==> flow/design.v <==
module ALU (
    input         clk,         
    input         rst,         
    input         i_vld,       
    input  [31:0] i_a,         
    input  [31:0] i_b,         
    input         opcode,      
    output reg [31:0] o_res,   
    output reg    o_res_vld,   
    output reg    overflow     
);
reg         i_vld_stage1;
reg [31:0]  i_a_stage1, i_b_stage1;
reg         opcode_stage1;
always @(posedge clk or posedge rst) begin
    if (rst) begin
        i_vld_stage1  <= 1'b0;
        i_a_stage1    <= 32'b0;
        i_b_stage1    <= 32'b0;
        opcode_stage1 <= 1'b0;
    end else begin
        i_vld_stage1  <= i_vld;
        i_a_stage1    <= i_a;
        i_b_stage1    <= i_b;
        opcode_stage1 <= opcode;
    end
end
reg         opcode_stage2, opcode_stage3, opcode_stage4;
always @(posedge clk or posedge rst) begin
    if (rst) begin
        opcode_stage2 <= 1'b0;
        opcode_stage3 <= 1'b0;
        opcode_stage4 <= 1'b0;
    end else begin
        opcode_stage2 <= opcode_stage1;
        opcode_stage3 <= opcode_stage2;
        opcode_stage4 <= opcode_stage3;
    end
end
wire [31:0] add_res, mul_res;
wire        add_vld, mul_vld;
wire        add_ovf,  mul_ovf;
adder_32bit adder_inst (
    .clk        (clk),
    .rst        (rst),
    .i_vld      (i_vld_stage1),
    .i_a        (i_a_stage1),
    .i_b        (i_b_stage1),
    .o_res      (add_res),
    .o_res_vld  (add_vld),
    .overflow   (add_ovf)
);
multiplier_32bit multiplier_inst (
    .clk        (clk),
    .rst        (rst),
    .i_vld      (i_vld_stage1),
    .i_a        (i_a_stage1),
    .i_b        (i_b_stage1),
    .o_res      (mul_res),
    .o_res_vld  (mul_vld),
    .overflow   (mul_ovf)
);
always @(posedge clk or posedge rst) begin
    if (rst) begin
        o_res     <= 32'b0;
        o_res_vld <= 1'b0;
        overflow  <= 1'b0;
    end else begin
        case (opcode_stage4)
            1'b0: begin   
                o_res     <= add_res;
                o_res_vld <= add_vld;
                overflow  <= add_ovf;
            end
            1'b1: begin   
                o_res     <= mul_res;
                o_res_vld <= mul_vld;
                overflow  <= mul_ovf;
            end
            default: begin
                o_res     <= 32'b0;
                o_res_vld <= 1'b0;
                overflow  <= 1'b0;
            end
        endcase
    end
end
endmodule
module adder_32bit (
    input         clk,
    input         rst,
    input  [31:0] i_a,
    input  [31:0] i_b,
    input         i_vld,
    output reg [31:0] o_res,
    output reg    o_res_vld,
    output reg    overflow
);
wire        sign_a, sign_b;
wire [7:0]  exp_a, exp_b;
wire [23:0] man_a, man_b;   
assign sign_a = i_a[31];
assign sign_b = i_b[31];
assign exp_a  = i_a[30:23];
assign exp_b  = i_b[30:23];
assign man_a = (exp_a == 8'b0) ? {1'b0, i_a[22:0]} : {1'b1, i_a[22:0]};
assign man_b = (exp_b == 8'b0) ? {1'b0, i_b[22:0]} : {1'b1, i_b[22:0]};
wire is_nan_a  = (exp_a == 8'hFF) && (|i_a[22:0]);
wire is_nan_b  = (exp_b == 8'hFF) && (|i_b[22:0]);
wire is_inf_a  = (exp_a == 8'hFF) && (i_a[22:0] == 23'b0);
wire is_inf_b  = (exp_b == 8'hFF) && (i_b[22:0] == 23'b0);
wire is_zero_a = (i_a[30:0] == 31'b0);
wire is_zero_b = (i_b[30:0] == 31'b0);
reg         i_vld_r;
reg         sign_a_r, sign_b_r;
reg  [7:0]  exp_a_r, exp_b_r;
reg  [23:0] man_a_r, man_b_r;
reg         is_nan_a_r, is_nan_b_r;
reg         is_inf_a_r, is_inf_b_r;
reg         is_zero_a_r, is_zero_b_r;
always @(posedge clk or posedge rst) begin
    if (rst) begin
        i_vld_r     <= 1'b0;
        sign_a_r    <= 1'b0; sign_b_r    <= 1'b0;
        exp_a_r     <= 8'b0; exp_b_r     <= 8'b0;
        man_a_r     <= 24'b0; man_b_r    <= 24'b0;
        is_nan_a_r  <= 1'b0; is_nan_b_r  <= 1'b0;
        is_inf_a_r  <= 1'b0; is_inf_b_r  <= 1'b0;
        is_zero_a_r <= 1'b0; is_zero_b_r <= 1'b0;
    end else begin
        i_vld_r     <= i_vld;
        sign_a_r    <= sign_a;    sign_b_r    <= sign_b;
        exp_a_r     <= exp_a;     exp_b_r     <= exp_b;
        man_a_r     <= man_a;     man_b_r     <= man_b;
        is_nan_a_r  <= is_nan_a;  is_nan_b_r  <= is_nan_b;
        is_inf_a_r  <= is_inf_a;  is_inf_b_r  <= is_inf_b;
        is_zero_a_r <= is_zero_a; is_zero_b_r <= is_zero_b;
    end
end
wire [7:0]  exp_diff;
wire [7:0]  shift_amt;
wire [23:0] man_a_aligned, man_b_aligned;
assign exp_diff = (exp_a_r > exp_b_r) ? (exp_a_r - exp_b_r) : (exp_b_r - exp_a_r);
assign shift_amt = (exp_diff > 8'd23) ? 8'd23 : exp_diff;   
assign man_a_aligned = (exp_a_r > exp_b_r) ? man_a_r : (man_a_r >> shift_amt);
assign man_b_aligned = (exp_a_r > exp_b_r) ? (man_b_r >> shift_amt) : man_b_r;
wire [7:0]  exp_larger = (exp_a_r > exp_b_r) ? exp_a_r : exp_b_r;
wire        op_add_sub;   
wire [24:0] sum_raw;      
wire        sign_sum;
assign op_add_sub = sign_a_r ^ sign_b_r;   
assign sum_raw = (sign_a_r == sign_b_r) ? 
                 {1'b0, man_a_aligned} + {1'b0, man_b_aligned} :   
                 (man_a_aligned >= man_b_aligned) ? 
                 {1'b0, man_a_aligned - man_b_aligned} :           
                 {1'b0, man_b_aligned - man_a_aligned};            
assign sign_sum = (sign_a_r == sign_b_r) ? sign_a_r :            
                  (man_a_aligned >= man_b_aligned) ? sign_a_r :  
                  sign_b_r;                                      
wire        add_nan = is_nan_a_r || is_nan_b_r ||
                      ((is_inf_a_r && is_inf_b_r) && (sign_a_r != sign_b_r));
reg         i_vld_r2;
reg [24:0]  sum_raw_r;
reg         sign_sum_r;
reg [7:0]   exp_larger_r;
reg         is_nan_r, is_inf_r, is_zero_r;
always @(posedge clk or posedge rst) begin
    if (rst) begin
        i_vld_r2    <= 1'b0;
        sum_raw_r   <= 25'b0;
        sign_sum_r  <= 1'b0;
        exp_larger_r <= 8'b0;
        is_nan_r    <= 1'b0;
        is_inf_r    <= 1'b0;
        is_zero_r   <= 1'b0;
    end else begin
        i_vld_r2    <= i_vld_r;
        sum_raw_r   <= sum_raw;
        sign_sum_r  <= sign_sum;
        exp_larger_r <= exp_larger;
        is_nan_r    <= add_nan;
        is_inf_r    <= (is_inf_a_r || is_inf_b_r) && !add_nan;
        is_zero_r   <= is_zero_a_r && is_zero_b_r;
    end
end
reg  [23:0] man_norm;
reg  [7:0]  exp_norm;
reg         overflow_norm;
always @(*) begin
    man_norm    = sum_raw_r[23:0];
    exp_norm    = exp_larger_r;
    overflow_norm = 1'b0;
    if (sum_raw_r[24:0] == 25'b0) begin
        man_norm = 24'b0;
        exp_norm = 8'b0;
    end
    else if (~sum_raw_r[24] && ~sum_raw_r[23]) begin   
        if (sum_raw_r[22]) begin
            man_norm = sum_raw_r[23:0] << 1;
            exp_norm = exp_larger_r - 1;
        end else if (sum_raw_r[21]) begin
            man_norm = sum_raw_r[23:0] << 2;
            exp_norm = exp_larger_r - 2;
        end else if (sum_raw_r[20]) begin
            man_norm = sum_raw_r[23:0] << 3;
            exp_norm = exp_larger_r - 3;
        end else if (sum_raw_r[19]) begin
            man_norm = sum_raw_r[23:0] << 4;
            exp_norm = exp_larger_r - 4;
        end else if (sum_raw_r[18]) begin
            man_norm = sum_raw_r[23:0] << 5;
            exp_norm = exp_larger_r - 5;
        end else if (sum_raw_r[17]) begin
            man_norm = sum_raw_r[23:0] << 6;
            exp_norm = exp_larger_r - 6;
        end else begin
            man_norm = sum_raw_r[23:0] << 7;
            exp_norm = exp_larger_r - 7;
        end
    end
    else if (sum_raw_r[24]) begin
        man_norm = sum_raw_r[24:1];
        exp_norm = exp_larger_r + 1;
        overflow_norm = (exp_norm == 8'hFF);   
    end
    if (exp_norm == 8'hFF) overflow_norm = 1'b1;
end
always @(posedge clk or posedge rst) begin
    if (rst) begin
        o_res     <= 32'b0;
        o_res_vld <= 1'b0;
        overflow  <= 1'b0;
    end else if (i_vld_r2) begin
        if (is_nan_r) begin
            o_res <= 32'h7FC0_0000;   
            overflow <= 1'b1;
        end
        else if (is_inf_r) begin
            o_res <= {sign_sum_r, 8'hFF, 23'b0};   
            overflow <= 1'b1;
        end
        else if (is_zero_r) begin
            o_res <= {sign_sum_r, 31'b0};   
            overflow <= 1'b0;
        end
        else if (overflow_norm) begin
            o_res <= {sign_sum_r, 8'hFF, 23'b0};   
            overflow <= 1'b1;
        end
        else begin
            o_res <= {sign_sum_r, exp_norm, man_norm[22:0]};
            overflow <= 1'b0;
        end
        o_res_vld <= 1'b1;
    end else begin
        o_res_vld <= 1'b0;
        o_res     <= 32'b0;
        overflow  <= 1'b0;
    end
end
endmodule
module multiplier_32bit (
    input         clk,
    input         rst,
    input  [31:0] i_a,
    input  [31:0] i_b,
    input         i_vld,
    output reg [31:0] o_res,
    output reg    o_res_vld,
    output reg    overflow
);
wire        sign_a, sign_b;
wire [7:0]  exp_a, exp_b;
wire [23:0] man_a, man_b;
assign sign_a = i_a[31];
assign sign_b = i_b[31];
assign exp_a  = i_a[30:23];
assign exp_b  = i_b[30:23];
assign man_a  = (exp_a == 8'b0) ? {1'b0, i_a[22:0]} : {1'b1, i_a[22:0]};
assign man_b  = (exp_b == 8'b0) ? {1'b0, i_b[22:0]} : {1'b1, i_b[22:0]};
wire is_nan_a  = (exp_a == 8'hFF) && (|i_a[22:0]);
wire is_nan_b  = (exp_b == 8'hFF) && (|i_b[22:0]);
wire is_inf_a  = (exp_a == 8'hFF) && (i_a[22:0] == 23'b0);
wire is_inf_b  = (exp_b == 8'hFF) && (i_b[22:0] == 23'b0);
wire is_zero_a = (i_a[30:0] == 31'b0);
wire is_zero_b = (i_b[30:0] == 31'b0);
reg         i_vld_r;
reg         sign_a_r, sign_b_r;
reg  [7:0]  exp_a_r, exp_b_r;
reg  [23:0] man_a_r, man_b_r;
reg         is_nan_a_r, is_nan_b_r;
reg         is_inf_a_r, is_inf_b_r;
reg         is_zero_a_r, is_zero_b_r;
always @(posedge clk or posedge rst) begin
    if (rst) begin
        i_vld_r     <= 1'b0;
        sign_a_r    <= 1'b0; sign_b_r    <= 1'b0;
        exp_a_r     <= 8'b0; exp_b_r     <= 8'b0;
        man_a_r     <= 24'b0; man_b_r    <= 24'b0;
        is_nan_a_r  <= 1'b0; is_nan_b_r  <= 1'b0;
        is_inf_a_r  <= 1'b0; is_inf_b_r  <= 1'b0;
        is_zero_a_r <= 1'b0; is_zero_b_r <= 1'b0;
    end else begin
        i_vld_r     <= i_vld;
        sign_a_r    <= sign_a;    sign_b_r    <= sign_b;
        exp_a_r     <= exp_a;     exp_b_r     <= exp_b;
        man_a_r     <= man_a;     man_b_r     <= man_b;
        is_nan_a_r  <= is_nan_a;  is_nan_b_r  <= is_nan_b;
        is_inf_a_r  <= is_inf_a;  is_inf_b_r  <= is_inf_b;
        is_zero_a_r <= is_zero_a; is_zero_b_r <= is_zero_b;
    end
end
wire [47:0] product_raw;   
wire        sign_res;
wire [7:0]  exp_raw;
wire [7:0]  exp_calc;
wire        overflow_calc;
wire [23:0] man_rounded;
wire [22:0] man_final;
assign sign_res = sign_a_r ^ sign_b_r;   
assign product_raw = man_a_r * man_b_r;  
assign exp_raw = exp_a_r + exp_b_r - 8'd127;
wire product_msb = product_raw[47];   
wire [47:0] product_shifted = product_msb ? product_raw >> 1 : product_raw;
assign exp_calc = product_msb ? exp_raw + 1 : exp_raw;
wire guard_bit    = product_shifted[23];
wire sticky_bit   = |product_shifted[22:0];
wire round_up     = guard_bit && (sticky_bit || product_shifted[24]);
assign man_rounded = product_shifted[47:24] + round_up;
wire carry_round = man_rounded[23];   
assign man_final = carry_round ? man_rounded[23:1] : man_rounded[22:0];
wire [7:0] exp_final = carry_round ? exp_calc + 1 : exp_calc;
assign overflow_calc = (exp_final == 8'hFF) || (exp_raw > 8'd254);
wire        mul_nan = is_nan_a_r || is_nan_b_r ||
                      ((is_inf_a_r && is_zero_b_r) || (is_zero_a_r && is_inf_b_r));
reg         i_vld_r2;
reg         sign_res_r;
reg [7:0]   exp_final_r;
reg [22:0]  man_final_r;
reg         overflow_calc_r;
reg         is_nan_r, is_inf_r, is_zero_r;
always @(posedge clk or posedge rst) begin
    if (rst) begin
        i_vld_r2        <= 1'b0;
        sign_res_r      <= 1'b0;
        exp_final_r     <= 8'b0;
        man_final_r     <= 23'b0;
        overflow_calc_r <= 1'b0;
        is_nan_r        <= 1'b0;
        is_inf_r        <= 1'b0;
        is_zero_r       <= 1'b0;
    end else begin
        i_vld_r2        <= i_vld_r;
        sign_res_r      <= sign_res;
        exp_final_r     <= exp_final;
        man_final_r     <= man_final;
        overflow_calc_r <= overflow_calc;
        is_nan_r        <= mul_nan;
        is_inf_r        <= (is_inf_a_r || is_inf_b_r) && !mul_nan;
        is_zero_r       <= is_zero_a_r || is_zero_b_r;
    end
end
always @(posedge clk or posedge rst) begin
    if (rst) begin
        o_res     <= 32'b0;
        o_res_vld <= 1'b0;
        overflow  <= 1'b0;
    end else if (i_vld_r2) begin
        if (is_nan_r) begin
            o_res <= 32'h7FC0_0000;   
            overflow <= 1'b1;
        end
        else if (is_inf_r) begin
            o_res <= {sign_res_r, 8'hFF, 23'b0};   
            overflow <= 1'b1;
        end
        else if (is_zero_r) begin
            o_res <= {sign_res_r, 31'b0};   
            overflow <= 1'b0;
        end
        else if (overflow_calc_r) begin
            o_res <= {sign_res_r, 8'hFF, 23'b0};   
            overflow <= 1'b1;
        end
        else begin
            o_res <= {sign_res_r, exp_final_r, man_final_r};
            overflow <= 1'b0;
        end
        o_res_vld <= 1'b1;
    end else begin
        o_res_vld <= 1'b0;
        o_res     <= 32'b0;
        overflow  <= 1'b0;
    end
end
endmodule
From RTL to reports: ALU
Module ALU before and after one edit of its RTL, step after step.
Lines under "unedited" count in the file above, lines under "edited" in the edited file.
"change": "edited" minus "unedited" as printed here.
Cell names lack the library's common part.
A cell with -- has no value.
- top: ALU
- clock: clk
- cell library: sky130hd
- library corner: tt_025C_1v80

Diff
The edit as a unified diff against the file above.
The edited RTL no longer does the same as the RTL above: the edit was made by script, with no optimisation intended.
begin of diff
@@ -320,5 +320,5 @@
 assign sign_res = sign_a_r ^ sign_b_r;   
 assign product_raw = man_a_r * man_b_r;  
-assign exp_raw = exp_a_r + exp_b_r - 8'd127;
+assign exp_raw = exp_a_r * exp_b_r - 8'd127;
 wire product_msb = product_raw[47];   
 wire [47:0] product_shifted = product_msb ? product_raw >> 1 : product_raw;
end of diff

Elaborated design
Counts by Yosys on the flattened word-level netlist (proc, flatten, opt, wreduce; memories kept). Register bits leave out memories and registers merged into their read ports (data or address); mux counts leave out enables and synchronous resets folded into registers. Print and check cells are left out. Cells with the same type and inputs are merged into one.
- cells by class (element ; unedited ; edited ; change):
    $add $sub $neg ; 18 ; 17 ; -1
    multiply operators ; 1 ; 2 ; +1
    div/mod/pow operators ; 0 ; 0 ; 0
    order comparisons ; 4 ; 4 ; 0
    equality and inequality tests ; 7 ; 7 ; 0
    shift-type cells ; 2 ; 2 ; 0
    mux-type cells ; 60 ; 60 ; 0
    bitwise operators ; 4 ; 4 ; 0
    reduce/logical cells ; 33 ; 33 ; 0
- operators with widths (operator ; unedited ; edited ; change):
    adder 8 bit ; 1 ; 0 ; -1
    multiplier 8 x 8 -> 8 bit ; 0 ; 1 ; +1
Unchanged operator kinds not shown: 38.
- word-level totals (element ; unedited ; edited ; change):
    register bits ; 317 ; 317 ; 0
    latch bits ; 0 ; 0 ; 0
    RAM bits ; 0 ; 0 ; 0
    memory bits (read-only) ; 0 ; 0 ; 0
    word width x clocked read ports ; 0 ; 0 ; 0
    memories kept ; 0 ; 0 ; 0
    bits of input ports ; 68 ; 68 ; 0
    output and inout bits ; 34 ; 34 ; 0
    elaborated cells ; 171 ; 171 ; 0

Longest topological paths
Longest topological path by Yosys (ltp), each cell counted once; first at word level (registers and memories cut), then after technology mapping (sequential cells cut; the memories' decode and read muxes count).
- depth (element ; unedited ; edited ; change):
    depth in word-level cells ; 16 ; 16 ; 0
    ABC_AREA ; 0 ; 0 ; --
    depth in mapped cells ; 38 ; 37 ; -1
    depth with buffers taken out ; 33 ; 33 ; 0

Mapped cells and area
The flow's flattened synthesis, as Yosys stat reports it; memories are mapped. The netlist is that of the ABC_AREA named above (0 if unset); the other value can give another one.
- cell types (type ; unedited ; edited ; change):
    a21oi_1 ; 209 ; 264 ; +55
    nor2_1 ; 217 ; 269 ; +52
    a211oi_1 ; 75 ; 37 ; -38
    nand2_1 ; 528 ; 555 ; +27
    a22oi_1 ; 41 ; 18 ; -23
    and2_1 ; 318 ; 338 ; +20
    o21ai_0 ; 177 ; 194 ; +17
    buf_1 ; 9 ; 23 ; +14
    ha_1 ; 289 ; 302 ; +13
    xor2_1 ; 29 ; 42 ; +13
    buf_2 ; 26 ; 13 ; -13
    nand3_1 ; 40 ; 51 ; +11
    fa_1 ; 488 ; 498 ; +10
    and3_1 ; 28 ; 18 ; -10
    or2_2 ; 7 ; 17 ; +10
    o211ai_1 ; 36 ; 29 ; -7
    nor2b_1 ; 24 ; 17 ; -7
    o21a_1 ; 15 ; 22 ; +7
Unchanged cell types not shown: 15.
Not every row of either side is listed.
- synthesis totals (element ; unedited ; edited ; change):
    standard cells after synthesis ; 4469 ; 4582 ; +113
    cell area after synthesis (µm²) ; 39505.4 ; 39895.8 ; +390.4
    sequential area (µm²) ; 7932.6 ; 7932.6 ; 0.0
    flip-flop cells ; 317 ; 317 ; 0
    buffer cells ; 275 ; 278 ; +3
The figures by module come from a second, unflattened synthesis with its own total; it is not the netlist above.
- unflattened totals (element ; unedited ; edited ; change):
    cells (unflattened synthesis) ; 4636 ; 4779 ; +143
    area total of the unflattened synthesis (µm²) ; 42240.5 ; 43252.7 ; +1012.2
Each row is one instance without its submodules.
- by module, unedited (module ; times used ; cells ; area (µm²) ; seq. area (µm²)):
    multiplier_32bit ; 1 ; 2795 ; 25737.2 ; 3603.5
    adder_32bit ; 1 ; 1699 ; 13355.3 ; 3628.5
    ALU ; 1 ; 142 ; 3148.0 ; 2577.5
- by module, edited (module ; times used ; cells ; area (µm²) ; seq. area (µm²)):
    multiplier_32bit ; 1 ; 2938 ; 26749.4 ; 3603.5
    adder_32bit ; 1 ; 1699 ; 13355.3 ; 3628.5
    ALU ; 1 ; 142 ; 3148.0 ; 2577.5

Worst setup path after synthesis
OpenSTA on the mapped netlist: ideal clock, no wires. The path of least setup slack (recovery checks aside). Input and output delay are each 20% of the period. Register names are those of the netlist, which keeps one name where synthesis merged equal registers.
- timing path post-synthesis (element ; unedited ; edited ; change):
    path kind ; reg-to-reg ; reg-to-reg ; --
    from ; register (name not given) ; register (name not given) ; --
    to ; register multiplier_inst.man_final_r[17] ; register multiplier_inst.man_final_r[22] ; --
    period (ns) ; 9.0 ; 9.0 ; 0.0
    library setup time (ns) ; 0.138 ; 0.124 ; -0.014
    launch time at the first pin (ns) ; 0.000 ; 0.000 ; 0.000
    data arrival time (ns) ; 8.804 ; 8.688 ; -0.116
    data required time (ns) ; 8.862 ; 8.876 ; +0.014
    slack (ns) ; 0.058 ; 0.188 ; +0.130
    path delay (ns) ; 8.942 ; 8.812 ; -0.130
    stages ; 37 ; 35 ; -2
    path buffers ; 6 ; 4 ; -2
    synthesis period reached (ns) ; 8.942 ; 8.812 ; -0.130
"path delay" is the arrival time less input delay plus setup time.
"stages": output pins that drive a net of the path, with the launching flip-flop's if there is one; two outputs of one cell count as two.
"synthesis period reached" = period - worst setup slack (recovery checks aside). The figure is calculated, with input and output delays left at 20% of the set period.
Between the ends stands the longest chain of elaborated cells between them, by number of cells; it is not shown to be the way that was timed. Of several equally long chains one is given.
A line is the first line of the expression or statement that the cell stems from. Yosys adds cells for indexed reads and writes and turns some case tables into memories.
On the way, post-synthesis, unedited:
- cell sequence: dfrtp_1 > clkbuf_1 > clkbuf_1 > nand2_1 > fa_1 > inv_1 > fa_1 > inv_1 > fa_1 > fa_1 > inv_1 > fa_1 > fa_1 > inv_1 > fa_1 > inv_1 > ha_1 > buf_2 > and3_1 > and2_1 > and3_1 > o2111a_1 > nor4_4 > nor3_1 > o21ai_2 > clkbuf_1 > clkbuf_1 > buf_1 > nor2_1 > a21oi_1 > ha_1 > o2111a_1 > o2111ai_1 > nor4b_1 > o32ai_1 > nand2_1 > o211ai_1
- length of the longest elaborated chain at 7
- elaborated cells on any way between the ends: 7
- RTL lines with such cells at 6
- those cells by class: add/sub: 1; mul: 1; mux: 2; reduce/logical: 3
- RTL lines, path post-synthesis, unedited (element ; RTL line ; source):
    multiplier 24 x 24 -> 48 bit ; 321 ;
    2-to-1 mux 47 bit ; 324 ;
    OR reduction 23 bit ; 327 ;
    logical OR 1 bit ; 328 ;
    logical AND 1 bit ; 328 ;
    adder 24 x 1 -> 24 bit ; 329 ;
    2-to-1 mux 23 bit ; 331 ; assign man_final = carry_round ? man_rounded[23:1] : man_rounded[22:0];
    end, assigned ; 347 ; man_final_r     <= 23'b0;
    end, assigned ; 356 ; man_final_r     <= man_final;
    end, declared ; 339 ; reg [22:0]  man_final_r;
On the way, post-synthesis, edited:
- cell sequence: dfrtp_1 > clkbuf_1 > clkbuf_1 > nand2_1 > fa_1 > inv_1 > fa_1 > inv_1 > fa_1 > fa_1 > inv_1 > fa_1 > fa_1 > inv_1 > fa_1 > inv_1 > ha_1 > a21oi_1 > o21ai_1 > a2111oi_0 > nor2_1 > and2_1 > a211o_1 > nor2_1 > clkbuf_1 > buf_1 > nand2_1 > a21oi_1 > ha_1 > and2_1 > and3_1 > nand3_2 > nor4_1 > nand2_1 > o31a_1
- length of the longest elaborated chain at 7
- elaborated cells on any way between the ends: 7
- RTL lines with such cells at 6
- those cells by class: add/sub: 1; mul: 1; mux: 2; reduce/logical: 3
- RTL lines, path post-synthesis, edited (element ; RTL line ; source):
    multiplier 24 x 24 -> 48 bit ; 321 ;
    2-to-1 mux 47 bit ; 324 ;
    OR reduction 23 bit ; 327 ;
    logical OR 1 bit ; 328 ;
    logical AND 1 bit ; 328 ;
    adder 24 x 1 -> 24 bit ; 329 ;
    2-to-1 mux 23 bit ; 331 ; assign man_final = carry_round ? man_rounded[23:1] : man_rounded[22:0];
    end, assigned ; 347 ; man_final_r     <= 23'b0;
    end, assigned ; 356 ; man_final_r     <= man_final;
    end, declared ; 339 ; reg [22:0]  man_final_r;

Worst path after layout
From the final timing report of each run of pair A: the path of least setup slack in the routed layout; clock arrival at registers is part of the times.
- timing path post-layout (element ; unedited ; edited ; change):
    path kind ; reg-to-reg ; reg-to-reg ; --
    from ; register (name not given) ; register (name not given) ; --
    to ; register adder_inst.sum_raw_r[10] ; register multiplier_inst.overflow_calc_r ; --
    period (ns) ; 8.8 ; 8.8 ; 0.0
    library setup time (ns) ; 0.14 ; 0.10 ; -0.04
    launch time at the first pin (ns) ; 0.59 ; 0.60 ; +0.01
    data arrival time (ns) ; 8.94 ; 8.94 ; 0.00
    data required time (ns) ; 9.24 ; 9.26 ; +0.02
    slack (ns) ; 0.30 ; 0.32 ; +0.02
    stages ; 29 ; 28 ; -1
    path buffers ; 4 ; 1 ; -3
Between the ends stands the longest chain of elaborated cells between them, by number of cells; it is not shown to be the way that was timed. Of several equally long chains one is given.
On the way, post-layout, unedited:
- cell sequence: dfrtp_1 > inv_1 > ha_1 > inv_1 > fa_1 > a21o_1 > a21oi_1 > o21ai_1 > a21oi_4 > mux2_1 > o221ai_4 > xor2_4 > buf_6 > or3_1 > buf_4 > or4_1 > o211ai_1 > mux2_2 > ha_1 > or4_1 > nor2_1 > o211ai_1 > a21oi_4 > buf_4 > buf_4 > nor3_1 > a311oi_1 > a31oi_1 > xnor2_1
- length of the longest elaborated chain at 9
- elaborated cells on any way between the ends: 16
- those cells by class: add/sub: 5; compare: 3; shift: 2; mux: 6
- RTL lines, path post-layout, unedited (element ; RTL line ; source):
    subtractor 8 bit ; 143 ; assign exp_diff = (exp_a_r > exp_b_r) ? (exp_a_r - exp_b_r) : (exp_b_r - exp_a_r);
    2-to-1 mux 8 bit ; 143 ;
    greater-than comparator 8 x 5 -> 1 bit ; 144 ; assign shift_amt = (exp_diff > 8'd23) ? 8'd23 : exp_diff;
    2-to-1 mux 8 bit ; 144 ;
    right shift 24 x 8 -> 24 bit ; 146 ; assign man_b_aligned = (exp_a_r > exp_b_r) ? (man_b_r >> shift_amt) : man_b_r;
    2-to-1 mux 24 bit ; 146 ;
    subtractor 24 bit ; 156 ; {1'b0, man_b_aligned - man_a_aligned};
    2-to-1 mux 24 bit ; 154 ; (man_a_aligned >= man_b_aligned) ?
    2-to-1 mux 25 bit ; 152 ; assign sum_raw = (sign_a_r == sign_b_r) ?
    end, assigned ; 170 ; sum_raw_r   <= 25'b0;
    end, assigned ; 178 ; sum_raw_r   <= sum_raw;
    end, declared ; 163 ; reg [24:0]  sum_raw_r;
On the way, post-layout, edited:
- cell sequence: dfrtp_2 > buf_4 > and2_1 > fa_1 > inv_1 > fa_1 > inv_1 > fa_1 > fa_1 > fa_1 > fa_1 > inv_1 > fa_1 > inv_1 > ha_1 > a21o_1 > a31oi_1 > nand3_1 > a211oi_4 > or3_4 > a21oi_1 > a211o_1 > mux2_4 > or2_1 > or4_4 > nor4b_4 > xor2_1 > o41ai_2
- length of the longest elaborated chain at 9
- elaborated cells on any way between the ends: 11
- RTL lines with such cells at 8
- those cells by class: add/sub: 2; mul: 1; eq/ne: 1; mux: 3; reduce/logical: 4
- RTL lines, path post-layout, edited (element ; RTL line ; source):
    multiplier 24 x 24 -> 48 bit ; 321 ;
    2-to-1 mux 47 bit ; 324 ;
    OR reduction 23 bit ; 327 ;
    logical OR 1 bit ; 328 ;
    logical AND 1 bit ; 328 ;
    adder 24 x 1 -> 24 bit ; 329 ;
    2-to-1 mux 8 bit ; 332 ; wire [7:0] exp_final = carry_round ? exp_calc + 1 : exp_calc;
    == test 8 bit ; 333 ; assign overflow_calc = (exp_final == 8'hFF) || (exp_raw > 8'd254);
    logical OR 1 bit ; 333 ;
    end, assigned ; 348 ; overflow_calc_r <= 1'b0;
    end, assigned ; 357 ; overflow_calc_r <= overflow_calc;
    end, declared ; 340 ; reg         overflow_calc_r;

Layout results
Both versions went through the flow (Yosys, OpenROAD) with the same settings in each pair. Constraints: input delay and output delay 20% of the set period each, output load 0.01 pF.
Flow settings, pair A:
- CORE_UTILIZATION at 40
- noted PLACE_DENSITY: 0.6
- period_ns: 8.8
- CAP_MARGIN at 20
- CORE_MARGIN at 2
- noted SLEW_MARGIN: 20
- measured results, pair A (element ; unedited ; edited ; change):
    chip area after synthesis (Yosys) (µm²) ; 39505.4 ; 39895.8 ; +390.4
    die area (µm²) ; 101293.0 ; 102282.0 ; +989.0
    standard-cell area of the final layout (µm²) ; 44216.2 ; 44587.8 ; +371.6
    setup slack of the worst path (ns) ; 0.299 ; 0.316 ; +0.017
    final setup TNS (ns) ; 0.000 ; 0.000 ; 0.000
    worst hold slack (ns) ; 0.346 ; 0.351 ; +0.005
    period achieved (ns) ; 8.501 ; 8.484 ; -0.017
Flow settings, pair B:
- CAP_MARGIN at 0
- CELL_PAD_IN_SITES_DETAIL_PLACEMENT: 2
- noted CORE_ASPECT_RATIO: 1.1
- CORE_UTILIZATION at 25
- CTS_CLUSTER_DIAMETER at 76
- CTS_CLUSTER_SIZE: 61
- GPL_ROUTABILITY_DRIVEN: 1
- GPL_TIMING_DRIVEN at 1
- noted HOLD_SLACK_MARGIN: -0.06
- MIN_ROUTING_LAYER: met2
- PLACE_DENSITY_LB_ADDON at 0.26
- SETUP_SLACK_MARGIN at 0.56
- period_ns: 15.6
- CORE_MARGIN at 2
- noted SLEW_MARGIN: 20
- measured results, pair B (element ; unedited ; edited ; change):
    chip area after synthesis (Yosys) (µm²) ; 39505.4 ; 39895.8 ; +390.4
    die area (µm²) ; 161221.0 ; 162797.0 ; +1576.0
    standard-cell area of the final layout (µm²) ; 43660.6 ; 43862.1 ; +201.5
    setup slack of the worst path (ns) ; 5.319 ; 5.094 ; -0.225
    final setup TNS (ns) ; 0.000 ; 0.000 ; 0.000
    worst hold slack (ns) ; 0.356 ; 0.352 ; -0.004
    period achieved (ns) ; 10.281 ; 10.506 ; +0.225
"period achieved" means the clock period less the worst setup slack. The figure is calculated, with input and output delays left at 20% of the set period.
